==> flow/design.v <==
module cl_builder
#(
    parameter DATA_WIDTH = 32,
    parameter DATA_PER_CL = 16,
    parameter CL_WIDTH = 512,
    parameter EVICTION_POLICY = "ALL_ZEROS"  
)
(
    input logic clk,
    input logic reset,
    input logic evict,
    input logic data_wr,
    input logic [DATA_WIDTH - 1 : 0 ] data_in,
    output logic out_cl_valid,
    output logic [CL_WIDTH - 1 : 0 ] out_cl
);
    logic                       build_data_valid    [DATA_PER_CL];
    logic [DATA_WIDTH - 1 : 0 ] build_cl            [DATA_PER_CL];
    logic [DATA_PER_CL - 1 : 0][DATA_WIDTH - 1 : 0 ] out_cl_elements;
    logic build_cl_full;
    assign build_cl_full = build_data_valid[DATA_PER_CL-1];
    assign out_cl = out_cl_elements;
    always_ff @(posedge clk) begin
        out_cl_valid <= build_cl_full || evict;
        if (data_wr) begin
            build_cl[0]         <= data_in;
            build_data_valid[0] <= 1;
        end
        else if (build_cl_full || evict || reset) begin
            build_data_valid[0] <= 0;
        end
        for (int i = 1; i < DATA_PER_CL; i++) begin
            if (build_cl_full || evict || reset) begin
                build_data_valid[i] <= 0;
            end
            else if (data_wr) begin
                build_data_valid[i] <= build_data_valid[i-1];
            end
            if (data_wr) begin
                build_cl[i] <= build_cl[i-1];
            end
        end
        for (int i = 0; i < DATA_PER_CL; i++) begin
            if (build_data_valid[i]) begin
                out_cl_elements[i] <= build_cl[i];
            end
            else begin
                if (EVICTION_POLICY == "ALL_ZEROS") begin
                    out_cl_elements[i] <= '0;
                end
                else if (EVICTION_POLICY == "ALL_ONES") begin
                    out_cl_elements[i] <= '1;
                end
            end
        end
    end
endmodule
module cl_fifo
#(
    parameter DATA_WIDTH = 512,
    parameter DEPTH = 8,
    parameter COUNT_WIDTH = 3,
    parameter ALM_FULL_DIFF = 4
)
(
    input  logic                      clock,
    input  logic                      sclr,
    input  logic                      wrreq,
    input  logic                      rdreq,
    input  logic [DATA_WIDTH - 1 : 0] data,
    output logic                      empty,
    output logic                      full,
    output logic                      almost_full,
    output logic [DATA_WIDTH - 1 : 0] q
);
    localparam ALM_FULL_VALUE = DEPTH - ALM_FULL_DIFF;
    logic [DATA_WIDTH - 1 : 0] mem [DEPTH];
    logic [COUNT_WIDTH - 1 : 0] wr_ptr;
    logic [COUNT_WIDTH - 1 : 0] rd_ptr;
    logic [COUNT_WIDTH : 0]     count;
    logic do_wr;
    logic do_rd;
    assign empty       = (count == 0);
    assign full        = (count == DEPTH);
    assign almost_full = (count >= ALM_FULL_VALUE);
    assign q           = mem[rd_ptr];
    assign do_wr = wrreq && !full;
    assign do_rd = rdreq && !empty;
    always_ff @(posedge clock) begin
        if (do_wr) begin
            mem[wr_ptr] <= data;
        end
    end
    always_ff @(posedge clock) begin
        if (sclr) begin
            wr_ptr <= '0;
            rd_ptr <= '0;
            count  <= '0;
        end
        else begin
            if (do_wr) begin
                wr_ptr <= (wr_ptr == DEPTH - 1) ? '0 : wr_ptr + 1'b1;
            end
            if (do_rd) begin
                rd_ptr <= (rd_ptr == DEPTH - 1) ? '0 : rd_ptr + 1'b1;
            end
            count <= count + do_wr - do_rd;
        end
    end
endmodule
module buffered_cl_builder
#(
    parameter DATA_WIDTH = 32,
    parameter DATA_PER_CL = 16,
    parameter CL_WIDTH = 512,
    parameter EVICTION_POLICY = "ALL_ZEROS",  
    parameter BUFFER_DEPTH = 8,  
    parameter ALM_FULL_DIFF = 4  
)
(
    input logic clk,
    input logic reset,
    input logic evict,
    input logic data_wr,
    input logic [DATA_WIDTH - 1 : 0 ] data_in,
    input logic cl_rd,
    output logic alm_full,
    output logic out_cl_valid,
    output logic [CL_WIDTH - 1 : 0 ] out_cl
);
    logic clb_out_cl_valid;
    logic [CL_WIDTH - 1 : 0 ] clb_out_cl;
    logic                      fifo_wr_en;
    logic [CL_WIDTH - 1 : 0 ]  fifo_data_in;
    logic                      fifo_empty;
    logic                      fifo_full;
    logic                      fifo_alm_full;
    logic [CL_WIDTH - 1 : 0 ]  fifo_data_out;
    assign out_cl_valid = ~fifo_empty;
    assign out_cl       = fifo_data_out;
    assign alm_full     = fifo_alm_full;
    always_ff @(posedge clk) begin
        fifo_wr_en   <= clb_out_cl_valid;
        fifo_data_in <= clb_out_cl;
    end
    cl_builder #(
        .DATA_WIDTH(DATA_WIDTH),
        .DATA_PER_CL(DATA_PER_CL),
        .CL_WIDTH(CL_WIDTH),
        .EVICTION_POLICY(EVICTION_POLICY)
    ) cl_builder_internal_mod (
        .clk(clk),
        .reset(reset),
        .evict(evict),
        .data_wr(data_wr),
        .data_in(data_in),
        .out_cl_valid(clb_out_cl_valid),
        .out_cl(clb_out_cl)
    );
    cl_fifo #(
        .DATA_WIDTH(CL_WIDTH),
        .DEPTH(BUFFER_DEPTH),
        .COUNT_WIDTH($clog2(BUFFER_DEPTH)),
        .ALM_FULL_DIFF(ALM_FULL_DIFF)
    ) buffer_fifo_mod (
        .clock(clk),
        .sclr(reset),
        .wrreq(fifo_wr_en),
        .rdreq(cl_rd),
        .data(fifo_data_in),
        .empty(fifo_empty),
        .full(fifo_full),
        .almost_full(fifo_alm_full),
        .q(fifo_data_out)
    );
endmodule
---- Step by step through the tools: buffered_cl_builder ----
What the tools print for buffered_cl_builder, step after step.
Line numbers count from 1 in the design file above.
A cell with -- has no value.
design
  top ..................................... buffered_cl_builder
  clock port .............................. clk
  cell library ............................ sky130hd
  corner .................................. tt_025C_1v80

---- Elaborated design ----
Counts by Yosys on the flattened word-level netlist (proc, flatten, opt, wreduce). Print and check cells are left out. Cells with the same type and inputs are merged into one.
Memory sizes are those after Yosys's memory passes, which may raise the word count (mostly to a power of two), join words into wider ones and drop unused or constant bits.
operators by class
  add/subtract/negate cells ............... 4
  magnitude comparators ................... 1
  equality and inequality tests ........... 3
  muxes and demuxes ....................... 7
  bitwise gates (word level) .............. 1
  reduce/logical cells .................... 7
operators with widths
  kind                                                                    count
  512-bit two-way mux                                                     1
  3-bit two-way mux                                                       5
  3-bit by 1-bit adder with 3-bit output (second input constant)          2
  3-bit equality test (second input constant)                             2
  4-bit by 1-bit adder with 4-bit output                                  1
  4-bit by 1-bit subtractor with 4-bit output                             1
  4-bit by 3-bit >= comparator with 1-bit output (second input constant)  1
  4-bit equality test (second input constant)                             1
  4-bit zero test                                                         1
  1-bit logical AND                                                       2
  1-bit logical OR                                                        2
  1-bit zero test                                                         2
  1-bit NOT                                                               1
  1-bit two-way mux                                                       1
storage and ports
  flip-flop bits (word level) ............. 1564
  bits in writable memories ............... 4096
  clocked read ports x word width ......... 512
  memories ................................ 1
  bits of input ports ..................... 37
  output and inout bits ................... 514
  cells after elaboration ................. 78
memories
  name                 words  width  read ports  write ports  line  source
  buffer_fifo_mod.mem  8      512    1           1            77    logic [DATA_WIDTH - 1 : 0] mem [DEPTH];

---- Depth ----
Depth = most cells in a row (Yosys ltp): at word level without a register or memory, in the mapped netlist without a sequential cell, where the memories' decode and read muxes count.
logic depth
  depth in word-level cells ............... 5
  ABC_AREA ................................ 0
  gate-level depth with buffers ........... 11
  mapped depth without buffers ............ 10

---- After synthesis ----
Source: synth_stat.txt of the flow (Yosys; design flattened, memories mapped). It holds for the ABC_AREA given above (unset counts as 0); a run with the other value may have another netlist.
synthesis totals
  mapped cells ............................ 8153
  mapped area ............................. 0.1939322 mm^2
  sequential area ......................... 0.159493 mm^2
  mapped flip-flops ....................... 5663
  buffer cells ............................ 339
cells by type
  cell                       count  area in all (um^2)
  sky130_fd_sc_hd__edfxtp_1  4608   1.38E+05
  sky130_fd_sc_hd__mux4_2    1024   2.31E+04
  sky130_fd_sc_hd__dfxtp_1   1055   2.11E+04
  sky130_fd_sc_hd__mux2_2    512    5765.53
  sky130_fd_sc_hd__and2_1    513    3.21E+03
  sky130_fd_sc_hd__clkbuf_1  192    720.691
  sky130_fd_sc_hd__buf_2     105    525.504
  sky130_fd_sc_hd__buf_6     41     461.693
  sky130_fd_sc_hd__mux2i_1   18     180.173
  sky130_fd_sc_hd__ha_1      10     125.12
  sky130_fd_sc_hd__nor2_1    19     71.318
  sky130_fd_sc_hd__nand2b_1  8      50.048
  sky130_fd_sc_hd__inv_1     10     37.536
  sky130_fd_sc_hd__a21oi_1   5      25.024
  sky130_fd_sc_hd__nand3_1   5      25.024
  sky130_fd_sc_hd__nor3_1    5      25.024
  sky130_fd_sc_hd__o21ai_0   5      25.024
  sky130_fd_sc_hd__fa_1      1      20.019
Other cell types: 12; their cells: 17.
The figures by module come from a second, unflattened synthesis with its own total; it is not the netlist above.
second synthesis, totals
  cells (unflattened synthesis) ........... 8149
  area (unflattened synthesis) ............ 0.1938997 mm^2
Rows give one instance, submodules left out.
modules
  module               instances  cells  area (mm^2)  sequential area (mm^2)
  cl_fifo              1          5997   0.1540252    0.1232582
  cl_builder           1          1638   0.0296009    0.0259649
  buffered_cl_builder  1          514    0.0102736    0.0102698

---- Timing after synthesis ----
Path of least setup slack by OpenSTA after synthesis, without wires, with an ideal clock, recovery checks aside; 20% of the period is set as input and as output delay. Where synthesis merged equal registers, the netlist keeps one of their names.
timing after synthesis
  path type ............................... register to register
  from .................................... register buffer_fifo_mod.wr_ptr[2]
  to ...................................... memory buffer_fifo_mod.mem[0][0]
  clock period ............................ 6.0 ns
  library setup time ...................... 2.639 ns
  launch time at the first pin ............ 0.000 ns
  arrival time ............................ 48.874 ns
  data required time ...................... 3.361 ns
  setup slack ............................. -45.513 ns
  delay of the path ....................... 51.513 ns
  stages .................................. 2
  path buffers ............................ 0
  synthesis period reached ................ 51.513 ns
"delay of the path" is the arrival time less input delay plus setup time.
"stages": output pins that drive a net of the path, with the launching flip-flop's if there is one; two outputs of one cell count as two.
"synthesis period reached" = period - worst setup slack (recovery checks aside). The figure is calculated, with input and output delays left at 20% of the set period.
The rows between start and end are the longest chain of elaborated cells between them; the timing report does not say that the signal goes this way. Where chains are equally long, one stands for them.
Each line given opens the expression or statement behind the cell; cells for indexed reads and writes are added by Yosys, which also makes memories of some case tables.
between the ends, after synthesis
  cell sequence ........................... sky130_fd_sc_hd__dfxtp_1 sky130_fd_sc_hd__nor4_1
  cells in the longest elaborated chain ... 1
  elaborated cells between the ends (all ways) .. 1
  RTL lines with such cells ............... 1
  classes of those cells .................. mux: 1
RTL lines, path after synthesis
  what                line  source
  start: declaration  78    logic [COUNT_WIDTH - 1 : 0] wr_ptr;
  start: assignment   96    wr_ptr <= '0;
  start: assignment   102   wr_ptr <= (wr_ptr == DEPTH - 1) ? '0 : wr_ptr + 1'b1;
  3-bit two-way mux   90    if (do_wr) begin
  end: declaration    77    logic [DATA_WIDTH - 1 : 0] mem [DEPTH];

---- Timing after layout ----
Path of least setup slack in the final report of flow run 1 (OpenROAD, finished layout, wires in). Where an end is a register, its clock arrival counts in the times.
timing post-layout
  path type ............................... register to output
  from .................................... register (name not given)
  to ...................................... output port out_cl[126]
  clock period ............................ 6.0 ns
  output delay ............................ 1.20 ns
  launch time at the first pin ............ 1.03 ns
  arrival time ............................ 4.17 ns
  data required time ...................... 4.80 ns
  setup slack ............................. 0.63 ns
  stages .................................. 6
  path buffers ............................ 3
between the ends, post-layout
  cell sequence ........................... sky130_fd_sc_hd__dfxtp_4 sky130_fd_sc_hd__buf_12 sky130_fd_sc_hd__buf_12 sky130_fd_sc_hd__mux4_2 sky130_fd_sc_hd__mux2_2 sky130_fd_sc_hd__clkdlybuf4s50_1
RTL lines, path post-layout
  what              line  source
  end: declaration  129   output logic [CL_WIDTH - 1 : 0 ] out_cl
Chain of elaborated cells between the ends: none given.

Measured results for buffered_cl_builder: 4 stored runs of the Yosys and OpenROAD flow on sky130hd. The settings differ; the order carries no meaning. The constraints put input and output delay at 20% of the set period each and load the outputs with 0.01 pF.
"reached clock period": clock period set for the run, less the worst setup slack. It is reckoned from that one timing run; input and output delays stay at 20% of the period that was set.
"allowed time less slack (worst setup path)": the worst setup path's part of the clock period (all of it between registers, 20% less for each end at a port) less its slack. A launch clock that arrives late makes it longer, a capture clock that arrives late makes it shorter.
"power" rests on the timing tool's default activity at the inputs, not on a simulated workload.

======== flow run 1 ========
==> flow/run.sh <==
#!/bin/bash
# the make line also repeats the synthesis and layout settings of config.mk as NAME=value (left out here)
make -C /OpenROAD-flow-scripts/flow DESIGN_CONFIG=/design/flow/config.mk WORK_HOME=/design/flow/orfs CLKGATE_MAP_FILE= finish
==> flow/config.mk <==
export PLATFORM = sky130hd
export DESIGN_NAME = buffered_cl_builder
export DESIGN_NICKNAME = buffered_cl_builder
export VERILOG_FILES = /design/flow/design.v
export SDC_FILE = /design/flow/constraint.sdc
export NUM_CORES = 4
export LEC_CHECK = 0
export CAP_MARGIN = 35
export CORE_MARGIN = 2
export CORE_UTILIZATION = 50
export CTS_CLUSTER_SIZE = 84
export PLACE_DENSITY_LB_ADDON = 0.28
export SLEW_MARGIN = 15
export SYNTH_MEMORY_MAX_BITS = 8192
==> flow/constraint.sdc <==
create_clock -name core_clock -period 6.0 [get_ports {clk}]
set_input_delay 1.2000 -clock core_clock [delete_from_list [all_inputs] [get_ports {clk}]]
set_output_delay 1.2000 -clock core_clock [all_outputs]
set_load 0.01 [all_outputs]

-------- measured, flow run 1 --------
  chip area in the Yosys report ........... 0.1939322 mm^2
  area of the die ......................... 0.392859 mm^2
  standard-cell area after layout ......... 0.226212 mm^2
  final design utilization ................ 58.6 %
  worst setup slack after layout .......... 0.629 ns
  total negative slack .................... 0.000 ns
  worst-case hold slack ................... 0.296 ns
  power ................................... 93827 uW
  reached clock period .................... 5.371 ns
  allowed time less slack (worst setup path) .. 4.17 ns
  worst path kind ......................... register to output

======== flow run 2 ========
==> flow/run.sh <==
#!/bin/bash
# the make line also repeats the synthesis and layout settings of config.mk as NAME=value (left out here)
make -C /OpenROAD-flow-scripts/flow DESIGN_CONFIG=/design/flow/config.mk WORK_HOME=/design/flow/orfs CLKGATE_MAP_FILE= finish
==> flow/config.mk <==
export PLATFORM = sky130hd
export DESIGN_NAME = buffered_cl_builder
export DESIGN_NICKNAME = buffered_cl_builder
export VERILOG_FILES = /design/flow/design.v
export SDC_FILE = /design/flow/constraint.sdc
export NUM_CORES = 4
export LEC_CHECK = 0
export CAP_MARGIN = 20
export CELL_PAD_IN_SITES_DETAIL_PLACEMENT = 2
export CELL_PAD_IN_SITES_GLOBAL_PLACEMENT = 3
export CORE_MARGIN = 9
export CORE_UTILIZATION = 51
export CTS_CLUSTER_DIAMETER = 121
export CTS_CLUSTER_SIZE = 21
export GPL_ROUTABILITY_DRIVEN = 1
export GPL_TIMING_DRIVEN = 0
export MIN_ROUTING_LAYER = met2
export PLACE_DENSITY_LB_ADDON = 0.11
export SLEW_MARGIN = 20
export SYNTH_MEMORY_MAX_BITS = 8192
==> flow/constraint.sdc <==
create_clock -name core_clock -period 6.0 [get_ports {clk}]
set_input_delay 1.2000 -clock core_clock [delete_from_list [all_inputs] [get_ports {clk}]]
set_output_delay 1.2000 -clock core_clock [all_outputs]
set_load 0.01 [all_outputs]

-------- measured, flow run 2 --------
  chip area in the Yosys report ........... 0.1939322 mm^2
  area of the die ......................... 0.402781 mm^2
  standard-cell area after layout ......... 0.222502 mm^2
  final design utilization ................ 58.7 %
  worst setup slack after layout .......... 0.068 ns
  total negative slack .................... 0.000 ns
  worst-case hold slack ................... 0.324 ns
  power ................................... 84120 uW
  reached clock period .................... 5.932 ns
  allowed time less slack (worst setup path) .. 4.73 ns
  worst path kind ......................... register to output

======== flow run 3 ========
==> flow/run.sh <==
#!/bin/bash
# the make line also repeats the synthesis and layout settings of config.mk as NAME=value (left out here)
make -C /OpenROAD-flow-scripts/flow DESIGN_CONFIG=/design/flow/config.mk WORK_HOME=/design/flow/orfs CLKGATE_MAP_FILE= finish
==> flow/config.mk <==
export PLATFORM = sky130hd
export DESIGN_NAME = buffered_cl_builder
export DESIGN_NICKNAME = buffered_cl_builder
export VERILOG_FILES = /design/flow/design.v
export SDC_FILE = /design/flow/constraint.sdc
export NUM_CORES = 4
export LEC_CHECK = 0
export ABC_AREA = 0
export CAP_MARGIN = 20
export CELL_PAD_IN_SITES_DETAIL_PLACEMENT = 2
export CORE_ASPECT_RATIO = 0.54
export CORE_MARGIN = 2
export CORE_UTILIZATION = 56
export CTS_CLUSTER_DIAMETER = 352
export GPL_ROUTABILITY_DRIVEN = 0
export MAX_ROUTING_LAYER = met4
export PLACE_DENSITY_LB_ADDON = 0.07
export SETUP_SLACK_MARGIN = -0.49
export SLEW_MARGIN = 10
export SYNTH_MEMORY_MAX_BITS = 8192
==> flow/constraint.sdc <==
create_clock -name core_clock -period 8.39 [get_ports {clk}]
set_input_delay 1.6780 -clock core_clock [delete_from_list [all_inputs] [get_ports {clk}]]
set_output_delay 1.6780 -clock core_clock [all_outputs]
set_load 0.01 [all_outputs]

-------- flow run 3 --------
  did not finish, placement stopped with DPL-0033

======== flow run 4 ========
==> flow/run.sh <==
#!/bin/bash
# the make line also repeats the synthesis and layout settings of config.mk as NAME=value (left out here)
make -C /OpenROAD-flow-scripts/flow DESIGN_CONFIG=/design/flow/config.mk WORK_HOME=/design/flow/orfs CLKGATE_MAP_FILE= finish
==> flow/config.mk <==
export PLATFORM = sky130hd
export DESIGN_NAME = buffered_cl_builder
export DESIGN_NICKNAME = buffered_cl_builder
export VERILOG_FILES = /design/flow/design.v
export SDC_FILE = /design/flow/constraint.sdc
export NUM_CORES = 4
export LEC_CHECK = 0
export CAP_MARGIN = 20
export CELL_PAD_IN_SITES_DETAIL_PLACEMENT = 2
export CELL_PAD_IN_SITES_GLOBAL_PLACEMENT = 0
export CORE_MARGIN = 8
export CORE_UTILIZATION = 16
export MAX_ROUTING_LAYER = met5
export MIN_ROUTING_LAYER = met2
export PLACE_DENSITY_LB_ADDON = 0.2
export SETUP_SLACK_MARGIN = 1.01
export SLEW_MARGIN = 20
export SYNTH_MEMORY_MAX_BITS = 8192
export TNS_END_PERCENT = 65
==> flow/constraint.sdc <==
create_clock -name core_clock -period 6.86 [get_ports {clk}]
set_input_delay 1.3720 -clock core_clock [delete_from_list [all_inputs] [get_ports {clk}]]
set_output_delay 1.3720 -clock core_clock [all_outputs]
set_load 0.01 [all_outputs]

-------- measured, flow run 4 --------
  chip area in the Yosys report ........... 0.1939322 mm^2
  area of the die ......................... 1.24757 mm^2
  standard-cell area after layout ......... 0.243378 mm^2
  final design utilization ................ 20.1 %
  worst setup slack after layout .......... 1.434 ns
  total negative slack .................... 0.000 ns
  worst-case hold slack ................... 0.274 ns
  power ................................... 88379 uW
  reached clock period .................... 5.426 ns
  allowed time less slack (worst setup path) .. 4.05 ns
  worst path kind ......................... register to output
